==> flow/design.v <==
module mapper #(
    parameter DIM4_WIDTH = 8,  
    parameter DIM3_WIDTH = 8, 
    parameter DIM2_WIDTH = 8,  
    parameter DIM1_WIDTH = 8,
    parameter IDX4_WIDTH = 8,  
    parameter IDX3_WIDTH = 8, 
    parameter IDX2_WIDTH = 8,  
    parameter IDX1_WIDTH = 8,
    parameter ROW_MAJOR = 1,   
    parameter ADDR_WIDTH = 32 
)( 
    input  logic                        clk,            
    input  logic                        rst,            
    input  logic [DIM4_WIDTH - 1:0]     dim4, 
    input  logic [DIM3_WIDTH - 1:0]     dim3, 
    input  logic [DIM2_WIDTH - 1:0]     dim2,
    input  logic [DIM1_WIDTH - 1:0]     dim1,
    input  logic [IDX4_WIDTH - 1:0]     idx4,
    input  logic [IDX3_WIDTH - 1:0]     idx3, 
    input  logic [IDX2_WIDTH - 1:0]     idx2,
    input  logic [IDX1_WIDTH - 1:0]     idx1,
    input  logic [ADDR_WIDTH - 1:0]     base_addr,
    output logic [ADDR_WIDTH - 1:0]     addr
);
    logic [ADDR_WIDTH - 1:0] mult1_result, mult2_result, mult3_result;
    logic [ADDR_WIDTH - 1:0] dim3_dim2_dim1, dim2_dim1;
    logic [ADDR_WIDTH - 1:0] addr_temp;
    generate
        if (ROW_MAJOR) begin : row_major_block
            always_ff @(posedge clk or posedge rst) begin
                if (rst) begin
                    dim2_dim1 <= '0;
                    dim3_dim2_dim1 <= '0;
                end else begin
                    dim2_dim1 <= dim2 * dim1;
                    dim3_dim2_dim1 <= dim3 * dim2 * dim1;
                end
            end
            always_ff @(posedge clk or posedge rst) begin
                if (rst) begin
                    mult1_result <= '0;
                    mult2_result <= '0;
                    mult3_result <= '0;
                end else begin
                    mult1_result <= idx4 * dim3_dim2_dim1;
                    mult2_result <= idx3 * dim2_dim1;
                    mult3_result <= idx2 * dim1;
                end
            end
            always_ff @(posedge clk or posedge rst) begin
                if (rst) begin
                    addr_temp <= '0;
                end else begin
                    addr_temp <= base_addr + mult1_result + mult2_result + mult3_result + idx1;
                end
            end
        end else begin : column_major_block
            always_ff @(posedge clk or posedge rst) begin
                if (rst) begin
                    dim2_dim1 <= '0;
                    dim3_dim2_dim1 <= '0;
                end else begin
                    dim2_dim1 <= dim2 * dim1;
                    dim3_dim2_dim1 <= dim3 * dim2 * dim1;
                end
            end
            always_ff @(posedge clk or posedge rst) begin
                if (rst) begin
                    mult1_result <= '0;
                    mult2_result <= '0;
                    mult3_result <= '0;
                end else begin
                    mult1_result <= idx4 * dim3_dim2_dim1;
                    mult2_result <= idx3 * dim2_dim1;
                    mult3_result <= idx1 * dim2;
                end
            end
            always_ff @(posedge clk or posedge rst) begin
                if (rst) begin
                    addr_temp <= '0;
                end else begin
                    addr_temp <= base_addr + mult1_result + mult2_result + mult3_result + idx2;
                end
            end
        end
    endgenerate
    assign addr = addr_temp;
endmodule
# Step by step through the tools: mapper
# Tool output for the design above before and after an edit, in the order of the flow.
# Lines under "before" count in the file above, lines under "after" in the edited file.
# "delta": "after" minus "before" as printed here.
# Library cell names are shortened.
# The mark n/a stands for no value.
[inputs]
design = "mapper"
clock = "clk"
library = "sky130hd"
pvt_corner = "tt_025C_1v80"

# Edit of the RTL
# The edit as a unified diff against the file above.
# The edit is scripted, without regard to the design's behaviour, which it may alter; it was not made to optimise anything.
# begin of diff
@@ -17,5 +17,5 @@
     input  logic [DIM2_WIDTH - 1:0]     dim2,
     input  logic [DIM1_WIDTH - 1:0]     dim1,
-    input  logic [IDX4_WIDTH - 1:0]     idx4,
+    input  logic [2*IDX4_WIDTH-1:0]     idx4,
     input  logic [IDX3_WIDTH - 1:0]     idx3, 
     input  logic [IDX2_WIDTH - 1:0]     idx2,
# end of diff

# Word-level counts
# Yosys after proc, flatten, opt, wreduce and memory -nomap, before mapping. Enables and synchronous resets that opt folds into registers are not counted as muxes. Memory bits, and registers merged into a memory's read port (data or address), are not among the register bits. Print and check cells are not counted. Equal cells are merged and count once.
[classes]
columns = ["item", "before", "after", "delta"]
rows = [
  ["addsub", 4, 4, 0],
  ["multipliers", 6, 6, 0],
]
[ops]
columns = ["operator", "before", "after", "delta"]
rows = [
  ["8-bit by 24-bit multiplier with 32-bit output", 1, 0, -1],
  ["16-bit by 24-bit multiplier with 32-bit output", 0, 1, 1],
  ["8-bit by 8-bit multiplier with 16-bit output", 3, 3, 0],
  ["32-bit adder", 2, 2, 0],
  ["32-bit by 16-bit adder with 32-bit output", 1, 1, 0],
  ["32-bit by 8-bit adder with 32-bit output", 1, 1, 0],
  ["16-bit by 8-bit multiplier with 24-bit output", 1, 1, 0],
  ["8-bit by 16-bit multiplier with 24-bit output", 1, 1, 0],
]
[bits]
columns = ["item", "before", "after", "delta"]
rows = [
  ["regBits", 152, 152, 0],
  ["out_inout_bits", 32, 32, 0],
  ["wordCells", 16, 16, 0],
]

# Depth
# Depth = most cells in a row (Yosys ltp): at word level without a register or memory, in the mapped netlist without a sequential cell, where the memories' decode and read muxes count.
[logic_depth]
columns = ["item", "before", "after", "delta"]
rows = [
  ["word_depth", 4, 4, 0],
  ["ABC_AREA", "0", "0", "n/a"],
  ["ltp_mapped", 33, 34, 1],
  ["depth_no_buf", 32, 33, 1],
]

# Synthesis result
# Source: synth_stat.txt of the flow (Yosys; design flattened, memories mapped). It holds for the ABC_AREA given above (unset counts as 0); a run with the other value may have another netlist.
[mapped]
columns = ["item", "before", "after", "delta"]
rows = [
  ["cells", 2774, 3330, 556],
  ["yosys_area_mm2", 0.0263866, 0.0311611, 0.0047745],
  ["sequential_area_mm2", 0.0036035, 0.0036035, 0.0000000],
  ["ff_cells", 144, 144, 0],
]
[types]
columns = ["cell_type", "before", "after", "delta"]
rows = [
  ["inv_1", 453, 618, 165],
  ["nand2_1", 340, 489, 149],
  ["fa_1", 455, 603, 148],
  ["o21ai_0", 24, 59, 35],
  ["nor2_1", 64, 97, 33],
  ["a21o_1", 56, 23, -33],
  ["ha_1", 325, 350, 25],
  ["o21ai_1", 29, 4, -25],
  ["clkbuf_1", 79, 103, 24],
  ["a21oi_1", 104, 87, -17],
  ["xnor2_1", 98, 114, 16],
  ["xor2_1", 29, 15, -14],
  ["nor2b_1", 15, 28, 13],
  ["o21a_1", 11, 24, 13],
  ["nor3_1", 16, 27, 11],
  ["a31oi_1", 13, 5, -8],
  ["a211o_1", 2, 10, 8],
  ["nand4_1", 12, 5, -7],
]
# The list need not be complete.

# Timing after synthesis
# OpenSTA on the mapped netlist: ideal clock, no wires. The path of least setup slack (recovery checks aside). Input and output delay are each 20% of the period. Register names are those of the netlist, which keeps one name where synthesis merged equal registers.
[synth_timing]
columns = ["item", "before", "after", "delta"]
rows = [
  ["path_type", "input -> register", "input -> register", "n/a"],
  ["startpoint", "input port dim2[2]", "input port dim2[2]", "n/a"],
  ["endpoint", "register dim3_dim2_dim1[23]", "register dim3_dim2_dim1[23]", "n/a"],
  ["clock_period_ns", 12.0, 12.0, 0.0],
  ["input_delay_ns", 2.400, 2.400, 0.000],
  ["setup_time_ns", 0.125, 0.124, -0.001],
  ["launch_ns", 2.400, 2.400, 0.000],
  ["arrival_ns", 9.795, 9.609, -0.186],
  ["required_time_ns", 11.875, 11.876, 0.001],
  ["path_slack_ns", 2.080, 2.267, 0.187],
  ["delay_ns", 7.520, 7.333, -0.187],
  ["driving_pins", 31, 28, -3],
  ["period_less_setup_slack_ns", 9.92, 9.733, -0.187],
]
# "delay_ns" is the arrival time less input delay plus setup time.
# "driving_pins": output pins that drive a net of the path, with the launching flip-flop's if there is one; two outputs of one cell count as two.
# "period_less_setup_slack_ns" is the clock period less the worst setup slack; recovery checks do not enter. This is arithmetic on one report: input and output delays are still those of the set period (20% each).
# Between the ends stands the longest chain of elaborated cells between them, by number of cells; it is not shown to be the way that was timed. Of several equally long chains one is given.
# A line is the first line of the expression or statement that the cell stems from. Yosys adds cells for indexed reads and writes and turns some case tables into memories.
[synth_between_before]
path_cell_list = "clkbuf_1 nand2_1 fa_1 fa_1 inv_1 fa_1 inv_1 fa_1 inv_1 ha_1 a2111o_1 a31o_1 a21oi_1 xnor2_1 nand2_1 fa_1 inv_1 fa_1 fa_1 inv_1 fa_1 inv_1 ha_1 a21o_1 a21o_1 nor3b_1 a21oi_1 a41oi_1 o21ba_1 o21bai_1 xnor2_1"
elab_chain_cells = 2
cone_cells = 2
cone_lines = 1
cone_classes = "2 x mul"
[synth_rtl_before]
columns = ["item", "line_no", "source"]
rows = [
  ["start: declaration", 17, "input  logic [DIM2_WIDTH - 1:0]     dim2,"],
  ["8-bit by 8-bit multiplier with 16-bit output", 37, "dim3_dim2_dim1 <= dim3 * dim2 * dim1;"],
  ["16-bit by 8-bit multiplier with 24-bit output", 37, ""],
  ["end: assignment", 34, "dim3_dim2_dim1 <= '0;"],
  ["end: assignment", 37, ""],
]
[synth_between_after]
path_cell_list = "clkbuf_1 nand2_1 fa_1 fa_1 fa_1 fa_1 inv_1 ha_1 a21boi_0 o21ai_1 a211oi_1 nor3_1 xnor2_1 nand2_1 fa_1 inv_1 fa_1 fa_1 inv_1 fa_1 inv_1 ha_1 a21o_1 a21oi_1 o21ai_0 o41ai_1 o21ai_1 xnor2_1"
elab_chain_cells = 2
cone_cells = 2
cone_lines = 1
cone_classes = "2 x mul"
[synth_rtl_after]
columns = ["item", "line_no", "source"]
rows = [
  ["start: declaration", 17, "input  logic [DIM2_WIDTH - 1:0]     dim2,"],
  ["8-bit by 8-bit multiplier with 16-bit output", 37, "dim3_dim2_dim1 <= dim3 * dim2 * dim1;"],
  ["16-bit by 8-bit multiplier with 24-bit output", 37, ""],
  ["end: assignment", 34, "dim3_dim2_dim1 <= '0;"],
  ["end: assignment", 37, ""],
]

# Timing after layout
# From the final timing report of the runs of set A: the path of least setup slack in the routed layout; clock arrival at registers is part of the times.
[layout_timing]
columns = ["item", "before", "after", "delta"]
rows = [
  ["path_type", "input -> register", "input -> register", "n/a"],
  ["startpoint", "input port dim2[2]", "input port dim2[4]", "n/a"],
  ["endpoint", "register dim3_dim2_dim1[23]", "register dim3_dim2_dim1[23]", "n/a"],
  ["clock_period_ns", 11.2, 11.2, 0.0],
  ["input_delay_ns", 2.24, 2.24, 0.00],
  ["setup_time_ns", 0.11, 0.11, 0.00],
  ["launch_ns", 2.24, 2.24, 0.00],
  ["arrival_ns", 10.85, 10.58, -0.27],
  ["required_time_ns", 11.53, 11.56, 0.03],
  ["path_slack_ns", 0.68, 0.98, 0.30],
  ["driving_pins", 32, 31, -1],
]
# Between the ends stands the longest chain of elaborated cells between them, by number of cells; it is not shown to be the way that was timed. Of several equally long chains one is given.
[layout_between_before]
path_cell_list = "clkdlybuf4s50_1 and2_1 fa_1 fa_1 inv_1 fa_1 fa_1 inv_1 ha_1 inv_1 o21bai_1 a2111o_1 a31o_1 a21oi_1 xnor2_1 nand2_1 fa_1 inv_1 fa_1 fa_1 inv_1 fa_1 inv_1 ha_1 a21o_1 a21o_1 nor3b_1 a21oi_1 a41oi_1 o21ba_1 o21bai_1 xnor2_1"
elab_chain_cells = 2
cone_cells = 2
cone_lines = 1
cone_classes = "2 x mul"
[layout_rtl_before]
columns = ["item", "line_no", "source"]
rows = [
  ["start: declaration", 17, "input  logic [DIM2_WIDTH - 1:0]     dim2,"],
  ["8-bit by 8-bit multiplier with 16-bit output", 37, "dim3_dim2_dim1 <= dim3 * dim2 * dim1;"],
  ["16-bit by 8-bit multiplier with 24-bit output", 37, ""],
  ["end: assignment", 34, "dim3_dim2_dim1 <= '0;"],
  ["end: assignment", 37, ""],
]
[layout_between_after]
path_cell_list = "clkdlybuf4s50_1 nand2_1 fa_1 inv_1 fa_1 ha_1 inv_1 fa_1 inv_1 ha_1 nor2b_1 o21ai_0 a21boi_0 o21ai_1 a211oi_1 or3_1 nand3_1 nand3_1 fa_1 inv_1 fa_1 fa_1 inv_1 fa_1 inv_1 ha_1 a21oi_1 o21ai_0 o41ai_1 o21ai_1 xnor2_1"
elab_chain_cells = 2
cone_cells = 2
cone_lines = 1
cone_classes = "2 x mul"
[layout_rtl_after]
columns = ["item", "line_no", "source"]
rows = [
  ["start: declaration", 17, "input  logic [DIM2_WIDTH - 1:0]     dim2,"],
  ["8-bit by 8-bit multiplier with 16-bit output", 37, "dim3_dim2_dim1 <= dim3 * dim2 * dim1;"],
  ["16-bit by 8-bit multiplier with 24-bit output", 37, ""],
  ["end: assignment", 34, "dim3_dim2_dim1 <= '0;"],
  ["end: assignment", 37, ""],
]

# Measured runs
# Runs of the flow (Yosys, OpenROAD) on both versions; the two runs of a pair have the same settings. The constraints put input and output delay at 20% of the set period each and load the outputs with 0.01 pF.
[settings_set_A]
period_ns = 11.2
CAP_MARGIN = 20
CORE_MARGIN = 2
CORE_UTILIZATION = 40
SLEW_MARGIN = 20
[results_set_A]
columns = ["item", "before", "after", "delta"]
rows = [
  ["synthArea_mm2", 0.0263866, 0.0311611, 0.0047745],
  ["design_die_area_mm2", 0.0680375, 0.0801513, 0.0121138],
  ["final_stdcell_area_mm2", 0.0292368, 0.0342428, 0.0050060],
  ["layout_utilization_pct", 44.6, 44.3, -0.3],
  ["worst_setup_slack_ns", 0.676, 0.979, 0.303],
  ["setupTns_ns", 0.000, 0.000, 0.000],
  ["holdWs_ns", 0.489, 0.608, 0.119],
  ["clock_period_reached_ns", 10.524, 10.221, -0.303],
]
[settings_set_B]
ABC_AREA = 0
CORE_ASPECT_RATIO = 0.56
CORE_MARGIN = 4
CORE_UTILIZATION = 58
CTS_CLUSTER_SIZE = 45
PLACE_DENSITY_LB_ADDON = 0.08
SETUP_SLACK_MARGIN = 2.77
SLEW_MARGIN = 35
period_ns = 9.55
CAP_MARGIN = 20
[results_set_B]
columns = ["item", "before", "after", "delta"]
rows = [
  ["synthArea_mm2", 0.0263866, 0.0311611, 0.0047745],
  ["design_die_area_mm2", 0.0491154, 0.0576555, 0.0085401],
  ["final_stdcell_area_mm2", 0.0303591, 0.0364887, 0.0061296],
  ["layout_utilization_pct", 67.6, 68.8, 1.2],
  ["worst_setup_slack_ns", 0.721, 0.939, 0.218],
  ["setupTns_ns", 0.000, 0.000, 0.000],
  ["holdWs_ns", 0.507, 0.506, -0.001],
  ["clock_period_reached_ns", 8.829, 8.611, -0.218],
]
# "clock_period_reached_ns" = clock period - worst setup slack. The figure is calculated, with input and output delays left at 20% of the set period.
